==> flow/design.v <==
module day07p1_top ( 
    input logic clk_i,
    input logic rst_ni,
    input logic valid_i,
    input logic field_i,
    input logic eol_i,
    output logic [15:0] result_o,
    output logic ready_o
);
typedef enum logic [2:0] { 
    Start,
    InitialTachyon,
    ProcessTachyon,
    IdleSplitter,
    ProcessSplitter
} state_t;
state_t state_q, state_d;
logic eol_q, eol_d;
logic field_q, field_d;
logic [15:0] beam_splits_q, beam_splits_d;
logic [7:0] board_width_q, board_width_d;
logic [7:0] index_q, index_d;
logic [149:0] current_state_q, current_state_d;
logic [149:0] next_state_q, next_state_d;
always_comb begin
    state_d = state_q;
    eol_d = eol_q;
    field_d = field_q;
    beam_splits_d = beam_splits_q;
    board_width_d = board_width_q;
    index_d = index_q;
    current_state_d = current_state_q;
    next_state_d = next_state_q;
    case(state_q)
        Start: begin
            state_d = InitialTachyon;
        end
        InitialTachyon, IdleSplitter: begin
            if (valid_i == 1'b1) begin
                state_d = (state_q == InitialTachyon ? ProcessTachyon : ProcessSplitter);
                field_d = eol_i == 1'b0 ? field_i : 1'b0;
                eol_d = eol_i;
            end
        end
        ProcessTachyon: begin
            if(field_q == 1'b1) begin
                current_state_d = current_state_q + (150'b1 << board_width_q);
            end
            if(eol_q == 1'b1) begin
                state_d = IdleSplitter;
            end else begin
                state_d = InitialTachyon;
                board_width_d = board_width_q + 1;
            end
        end
        ProcessSplitter: begin
            if (eol_q == 1'b1) begin
                index_d = 8'b0;
                current_state_d = next_state_q;
                next_state_d = 150'b0;
            end else begin
                if((((current_state_q & (150'b1 << index_q) ) >> index_q ) & ({149'b0, field_q})) == 150'b1) begin
                    if(index_q == 8'b0) begin
                        next_state_d = next_state_q | 150'b10;
                    end else if(index_q == (board_width_q - 1)) begin
                        next_state_d = next_state_q | 150'b10;
                    end else begin
                        next_state_d = next_state_q | (150'b101 << (index_q - 1));
                    end
                    beam_splits_d = beam_splits_q + 1;
                end else if(((current_state_q & (150'b1 << index_q)) >> index_q) == 150'b1) begin
                    next_state_d = next_state_q | (150'b1 << index_q);
                end
                index_d = index_q + 8'b1;
            end
            state_d = IdleSplitter;
        end
        default: begin
            state_d = Start;
            field_d = 1'b0;
            eol_d = 1'b0;
            beam_splits_d = 16'b0;
            board_width_d = 8'b0;
            index_d = 8'b0;
            current_state_d = 150'b0;
            next_state_d = 150'b0;
        end
    endcase
end
always_ff @( posedge clk_i, negedge rst_ni ) begin
    if(rst_ni == 1'b0) begin
        state_q <= Start;
        field_q <= 1'b0;
        eol_q <= 1'b0;
        beam_splits_q <= 16'b0;
        board_width_q <= 8'b0;
        index_q <= 8'b0;
        current_state_q <= 150'b0;
        next_state_q <= 150'b0;
    end else begin
        state_q <= state_d;
        field_q <= field_d;
        eol_q <= eol_d;
        beam_splits_q <= beam_splits_d;
        board_width_q <= board_width_d;
        index_q <= index_d;
        current_state_q <= current_state_d;
        next_state_q <= next_state_d;
    end
end
assign result_o = beam_splits_q;
assign ready_o = (state_q == InitialTachyon || state_q == IdleSplitter);
endmodule
# Reports on day07p1_top
# Tool output for the design above before and after an edit, in the order of the flow.
# "orig" refers to lines of the RTL above, "edited" to lines of the edited file.
# "change": "edited" minus "orig" as printed here.
# Cell names lack the library's common part.
# Not given: -
[design] top_module="day07p1_top" clock_port="clk_i" lib="sky130hd" corner="tt_025C_1v80"

# Edit of the RTL
# The edit as a unified diff against the file above.
# The edited RTL no longer does the same as the RTL above: the edit was made by script, with no optimisation intended.
# begin of diff
@@ -72,5 +72,5 @@
                     next_state_d = next_state_q | (150'b1 << index_q);
                 end
-                index_d = index_q + 8'b1;
+                index_d = index_q - 8'b1;
             end
             state_d = IdleSplitter;
# end of diff

# Elaborated design
# Yosys after proc, flatten, opt, wreduce and memory -nomap, before mapping. Memory bits, and registers merged into a memory's read port (data or address), are not among the register bits. Print and check cells are not counted.
[bits] item="wordCells" orig=82 edited=82 change=0
[bits] item="inputBits" orig=5 edited=5 change=0
[bits] item="out_inout_bits" orig=17 edited=17 change=0
[bits] item="ff_bits" orig=337 edited=337 change=0
[op_classes] item="add_sub_neg" orig=6 edited=6 change=0
[op_classes] item="reduce_logical" orig=14 edited=14 change=0
[op_classes] item="logic" orig=8 edited=8 change=0
[op_classes] item="shift" orig=4 edited=4 change=0
[op_classes] item="muxes" orig=25 edited=25 change=0
[op_classes] item="equal" orig=16 edited=16 change=0
[op_table] op="8-bit by 1-bit adder with 8-bit output (second input constant)" orig=2 edited=1 change=-1
[op_table] op="8-bit by 1-bit subtractor with 8-bit output (second input constant)" orig=0 edited=1 change=1
# Operator kinds equal on both sides are left out: 38.

# Depth
# Depth = most cells in a row (Yosys ltp): at word level without a register or memory, in the mapped netlist without a sequential cell, where the memories' decode and read muxes count.
[logic_depth] item="depth_word" orig=8 edited=8 change=0
[logic_depth] item="ABC_AREA" orig="0" edited="0"
[logic_depth] item="ltp_mapped" orig=27 edited=25 change=-2
[logic_depth] item="ltp_nobuf" orig=21 edited=22 change=1

# Netlist
# Source: synth_stat.txt of the flow (Yosys; design flattened, memories mapped). It holds for the ABC_AREA given above (unset counts as 0); a run with the other value may have another netlist.
[types] type="o22ai_1" orig=37 edited=124 change=87
[types] type="a31oi_1" orig=41 edited=103 change=62
[types] type="o21ai_0" orig=385 edited=347 change=-38
[types] type="a22oi_1" orig=56 edited=21 change=-35
[types] type="nand2_1" orig=390 edited=357 change=-33
[types] type="a21o_1" orig=64 edited=95 change=31
[types] type="nand4_1" orig=138 edited=113 change=-25
[types] type="nor2_1" orig=668 edited=690 change=22
[types] type="o221ai_1" orig=29 edited=9 change=-20
[types] type="nand3_1" orig=138 edited=155 change=17
[types] type="buf_1" orig=22 edited=5 change=-17
[types] type="a21oi_1" orig=472 edited=456 change=-16
[types] type="a221oi_1" orig=132 edited=117 change=-15
[types] type="a22o_1" orig=24 edited=39 change=15
[types] type="a32oi_1" orig=30 edited=16 change=-14
[types] type="buf_4" orig=7 edited=19 change=12
[types] type="xnor2_1" orig=121 edited=110 change=-11
[types] type="and3_1" orig=58 edited=69 change=11
# Cell types equal on both sides are left out: 11.
# The list need not be complete.
[synth_totals] item="synth_area_um2" orig=32527.4 edited=32540.0 change=12.6
[synth_totals] item="buf_cells" orig=351 edited=355 change=4
[synth_totals] item="flip_flops" orig=339 edited=339 change=0
[synth_totals] item="seqArea_um2" orig=8484.4 edited=8484.4 change=0.0
[synth_totals] item="cells" orig=4442 edited=4447 change=5

# Path before layout
# OpenSTA on the mapped netlist: ideal clock, no wires. The path of least setup slack (recovery checks aside). Input and output delay are each 20% of the period. Register names are those of the netlist, which keeps one name where synthesis merged equal registers.
[synth_timing] item="path_type" orig="flip-flop to flip-flop" edited="flip-flop to flip-flop"
[synth_timing] item="start" orig="register index_q[0]" edited="register board_width_q[0]"
[synth_timing] item="end" orig="register beam_splits_q[15]" edited="register current_state_q[86]"
[synth_timing] item="delay_ns" orig=5.132 edited=4.910 change=-0.222
[synth_timing] item="driving_pins" orig=24 edited=24 change=0
[synth_timing] item="slack_ns" orig=0.867 edited=1.091 change=0.224
[synth_timing] item="setup_ns" orig=0.118 edited=0.083 change=-0.035
[synth_timing] item="launch_ns" orig=0.000 edited=0.000 change=0.000
[synth_timing] item="period_ns" orig=6.0 edited=6.0 change=0.0
[synth_timing] item="arrival_time_ns" orig=5.014 edited=4.827 change=-0.187
[synth_timing] item="n_path_buf" orig=9 edited=1 change=-8
[synth_timing] item="t_required_ns" orig=5.882 edited=5.917 change=0.035
[synth_timing] item="synth_period_reached_ns" orig=5.133 edited=4.909 change=-0.224
# "delay_ns" = arrival - input delay + setup time.
# "driving_pins" counts driving pins, that of a launching flip-flop among them; a cell with two outputs on the path counts twice.
# "synth_period_reached_ns" is the clock period less the worst setup slack; recovery checks do not enter. This is arithmetic on one report: input and output delays are still those of the set period (20% each).
# Between the ends stands the longest chain of elaborated cells between them, by number of cells; it is not shown to be the way that was timed. Of several equally long chains one is given.
# A line is the first line of the expression or statement that the cell stems from. Yosys adds cells for indexed reads and writes and turns some case tables into memories.
[synth_between_orig] cell_sequence="dfrtp_1 buf_2 buf_4 inv_1 buf_2 buf_2 buf_1 buf_1 ha_1 clkbuf_1 clkbuf_1 a41oi_1 a2111o_1 a311o_1 nor4_4 nor2_1 nor4_2 o21ai_2 or2_1 buf_2 nor3_2 nand3_1 xnor2_1 and2b_1" elab_chain_len=8 cone_cells=10 cone_classes="eq/ne (2); shift (2); mux (3); logic (2); reduce/logical (1)"
[synth_rtl_orig] item="start, declared" line_no=22 rtl="logic [7:0] index_q, index_d;"
[synth_rtl_orig] item="start, assigned" line_no=97 rtl="index_q <= 8'b0;"
[synth_rtl_orig] item="start, assigned" line_no=106 rtl="index_q <= index_d;"
[synth_rtl_orig] item="1-bit by 8-bit left shift with 150-bit output" line_no=62 rtl="if((((current_state_q & (150'b1 << index_q) ) >> index_q ) & ({149'b0, field_q})) == 150'b1) begin"
[synth_rtl_orig] item="150-bit bitwise AND" line_no=62
[synth_rtl_orig] item="150-bit by 8-bit >> shifter with 150-bit output" line_no=62
[synth_rtl_orig] item="150-bit by 1-bit bitwise AND with 150-bit output" line_no=62
[synth_rtl_orig] item="150-bit by 1-bit equality test with 1-bit output" line_no=62
[synth_rtl_orig] item="16-bit 2-to-1 mux" line_no=62
[synth_rtl_orig] item="16-bit 2-to-1 mux" line_no=57 rtl="if (eol_q == 1'b1) begin"
[synth_rtl_orig] item="16-bit case mux with 2-bit select" line_no=34 rtl="case(state_q)"
[synth_rtl_orig] item="end, assigned" line_no=95 rtl="beam_splits_q <= 16'b0;"
[synth_rtl_orig] item="end, assigned" line_no=104 rtl="beam_splits_q <= beam_splits_d;"
[synth_rtl_orig] item="end, declared" line_no=20 rtl="logic [15:0] beam_splits_q, beam_splits_d;"
[synth_between_edited] cell_sequence="dfrtp_1 inv_1 ha_1 nand2_1 or2_2 clkbuf_1 nor2_1 ha_1 inv_1 fa_1 nor2b_1 o2111ai_1 a21oi_1 nor2_1 o41ai_1 a31oi_1 o21ai_1 a21boi_0 o21ai_0 a21oi_1 o21ai_0 a21boi_0 xor2_1 o21ai_0" elab_chain_len=4 cone_cells=4 lines_between=3 cone_classes="add/sub (1); shift (1); mux (2)"
[synth_rtl_edited] item="start, declared" line_no=21 rtl="logic [7:0] board_width_q, board_width_d;"
[synth_rtl_edited] item="start, assigned" line_no=96 rtl="board_width_q <= 8'b0;"
[synth_rtl_edited] item="start, assigned" line_no=105 rtl="board_width_q <= board_width_d;"
[synth_rtl_edited] item="1-bit by 8-bit left shift with 150-bit output" line_no=47 rtl="current_state_d = current_state_q + (150'b1 << board_width_q);"
[synth_rtl_edited] item="150-bit adder" line_no=47
[synth_rtl_edited] item="150-bit 2-to-1 mux" line_no=46 rtl="if(field_q == 1'b1) begin"
[synth_rtl_edited] item="150-bit case mux with 3-bit select" line_no=34 rtl="case(state_q)"
[synth_rtl_edited] item="end, assigned" line_no=98 rtl="current_state_q <= 150'b0;"
[synth_rtl_edited] item="end, assigned" line_no=107 rtl="current_state_q <= current_state_d;"
[synth_rtl_edited] item="end, declared" line_no=23 rtl="logic [149:0] current_state_q, current_state_d;"

# Timing after layout
# Path of least setup slack in the final report of each run of pair 1 (OpenROAD, finished layout, wires in). Where an end is a register, its clock arrival counts in the times.
[layout_timing] item="path_type" orig="flip-flop to flip-flop" edited="flip-flop to flip-flop"
[layout_timing] item="start" orig="register index_q[1]" edited="register board_width_q[5]"
[layout_timing] item="end" orig="register next_state_q[15]" edited="register current_state_q[147]"
[layout_timing] item="setup_ns" orig=0.09 edited=0.12 change=0.03
[layout_timing] item="driving_pins" orig=20 edited=17 change=-3
[layout_timing] item="arrival_time_ns" orig=6.33 edited=6.52 change=0.19
[layout_timing] item="slack_ns" orig=0.19 edited=0.03 change=-0.16
[layout_timing] item="n_path_buf" orig=3 edited=0 change=-3
[layout_timing] item="launch_ns" orig=0.61 edited=0.65 change=0.04
[layout_timing] item="t_required_ns" orig=6.52 edited=6.54 change=0.02
[layout_timing] item="period_ns" orig=6.0 edited=6.0 change=0.0
# Between the ends stands the longest chain of elaborated cells between them, by number of cells; it is not shown to be the way that was timed. Of several equally long chains one is given.
[layout_between_orig] cell_sequence="dfrtp_4 inv_2 ha_1 and4b_1 nand2_1 a31oi_1 or4_1 a2111oi_2 buf_4 a2111oi_0 a41oi_1 nand2_1 nand2_1 inv_1 nand2_1 buf_4 nor3_2 buf_4 a22oi_1 o21ai_0" elab_chain_len=8 cone_cells=22 cone_classes="add/sub (1); eq/ne (6); shift (3); mux (6); logic (4); reduce/logical (2)"
[layout_rtl_orig] item="start, declared" line_no=22 rtl="logic [7:0] index_q, index_d;"
[layout_rtl_orig] item="start, assigned" line_no=97 rtl="index_q <= 8'b0;"
[layout_rtl_orig] item="start, assigned" line_no=106 rtl="index_q <= index_d;"
[layout_rtl_orig] item="8-bit by 1-bit subtractor with 9-bit output" line_no=68 rtl="next_state_d = next_state_q | (150'b101 << (index_q - 1));"
[layout_rtl_orig] item="3-bit by 32-bit left shift with 150-bit output" line_no=68
[layout_rtl_orig] item="150-bit OR" line_no=68
[layout_rtl_orig] item="150-bit 2-to-1 mux" line_no=65 rtl="end else if(index_q == (board_width_q - 1)) begin"
[layout_rtl_orig] item="150-bit 2-to-1 mux" line_no=63 rtl="if(index_q == 8'b0) begin"
[layout_rtl_orig] item="150-bit 2-to-1 mux" line_no=62 rtl="if((((current_state_q & (150'b1 << index_q) ) >> index_q ) & ({149'b0, field_q})) == 150'b1) begin"
[layout_rtl_orig] item="150-bit 2-to-1 mux" line_no=57 rtl="if (eol_q == 1'b1) begin"
[layout_rtl_orig] item="150-bit case mux with 2-bit select" line_no=34 rtl="case(state_q)"
[layout_rtl_orig] item="end, assigned" line_no=99 rtl="next_state_q <= 150'b0;"
[layout_rtl_orig] item="end, assigned" line_no=108 rtl="next_state_q <= next_state_d;"
[layout_rtl_orig] item="end, declared" line_no=24 rtl="logic [149:0] next_state_q, next_state_d;"
[layout_between_edited] cell_sequence="dfrtp_1 nor2b_1 nand3_1 nor2_1 ha_1 a21o_1 a21o_1 a21oi_1 nand2_1 a211o_1 o21ai_1 nand3_1 a21oi_1 o21bai_1 a31oi_1 xor2_1 o22ai_1" elab_chain_len=4 cone_cells=4 lines_between=3 cone_classes="add/sub (1); shift (1); mux (2)"
[layout_rtl_edited] item="start, declared" line_no=21 rtl="logic [7:0] board_width_q, board_width_d;"
[layout_rtl_edited] item="start, assigned" line_no=96 rtl="board_width_q <= 8'b0;"
[layout_rtl_edited] item="start, assigned" line_no=105 rtl="board_width_q <= board_width_d;"
[layout_rtl_edited] item="1-bit by 8-bit left shift with 150-bit output" line_no=47 rtl="current_state_d = current_state_q + (150'b1 << board_width_q);"
[layout_rtl_edited] item="150-bit adder" line_no=47
[layout_rtl_edited] item="150-bit 2-to-1 mux" line_no=46 rtl="if(field_q == 1'b1) begin"
[layout_rtl_edited] item="150-bit case mux with 3-bit select" line_no=34 rtl="case(state_q)"
[layout_rtl_edited] item="end, assigned" line_no=98 rtl="current_state_q <= 150'b0;"
[layout_rtl_edited] item="end, assigned" line_no=107 rtl="current_state_q <= current_state_d;"
[layout_rtl_edited] item="end, declared" line_no=23 rtl="logic [149:0] current_state_q, current_state_d;"

# Layout results
# Both versions went through the flow (Yosys, OpenROAD) with the same settings in each pair. Constraints: input delay and output delay 20% of the set period each, output load 0.01 pF.
[flow_settings_pair_1] CORE_UTILIZATION=40 period_ns=6.0 CAP_MARGIN=20 CORE_MARGIN=2 SLEW_MARGIN=20
[results_pair_1] item="design_die_area_um2" orig=83616.4 edited=83648.2 change=31.8
[results_pair_1] item="fin_util_pct" orig=46.0 edited=46.1 change=0.1
[results_pair_1] item="ws_setup_ns" orig=0.191 edited=0.027 change=-0.164
[results_pair_1] item="stdcell_area_um2" orig=37073.1 edited=37099.3 change=26.2
[results_pair_1] item="fin_tns_ns" orig=0.000 edited=0.000 change=0.000
[results_pair_1] item="period_less_ws_ns" orig=5.809 edited=5.973 change=0.164
[results_pair_1] item="design_power_uw" orig=11534 edited=16928 change=5394
[results_pair_1] item="ys_area_um2" orig=32527.4 edited=32540.0 change=12.6
[flow_settings_pair_2] CAP_MARGIN=40 CORE_UTILIZATION=24 CTS_CLUSTER_SIZE=74 GPL_TIMING_DRIVEN=0 SETUP_SLACK_MARGIN=-0.25 SLEW_MARGIN=15 period_ns=4.24 CORE_MARGIN=2
[results_pair_2] item="design_die_area_um2" orig=138492.0 edited=138544.0 change=52.0
[results_pair_2] item="fin_util_pct" orig=33.6 edited=34.3 change=0.7
[results_pair_2] item="ws_setup_ns" orig=-1.116 edited=-1.200 change=-0.084
[results_pair_2] item="stdcell_area_um2" orig=45321.0 edited=46275.6 change=954.6
[results_pair_2] item="fin_tns_ns" orig=-210.119 edited=-135.181 change=74.938
[results_pair_2] item="period_less_ws_ns" orig=5.356 edited=5.440 change=0.084
[results_pair_2] item="design_power_uw" orig=19600 edited=28522 change=8922
[results_pair_2] item="ys_area_um2" orig=32527.4 edited=32540.0 change=12.6
# "period_less_ws_ns" means the clock period less the worst setup slack. The figure is calculated, with input and output delays left at 20% of the set period.
# "design_power_uw": no workload was simulated; the value follows from the tool's default switching activity.
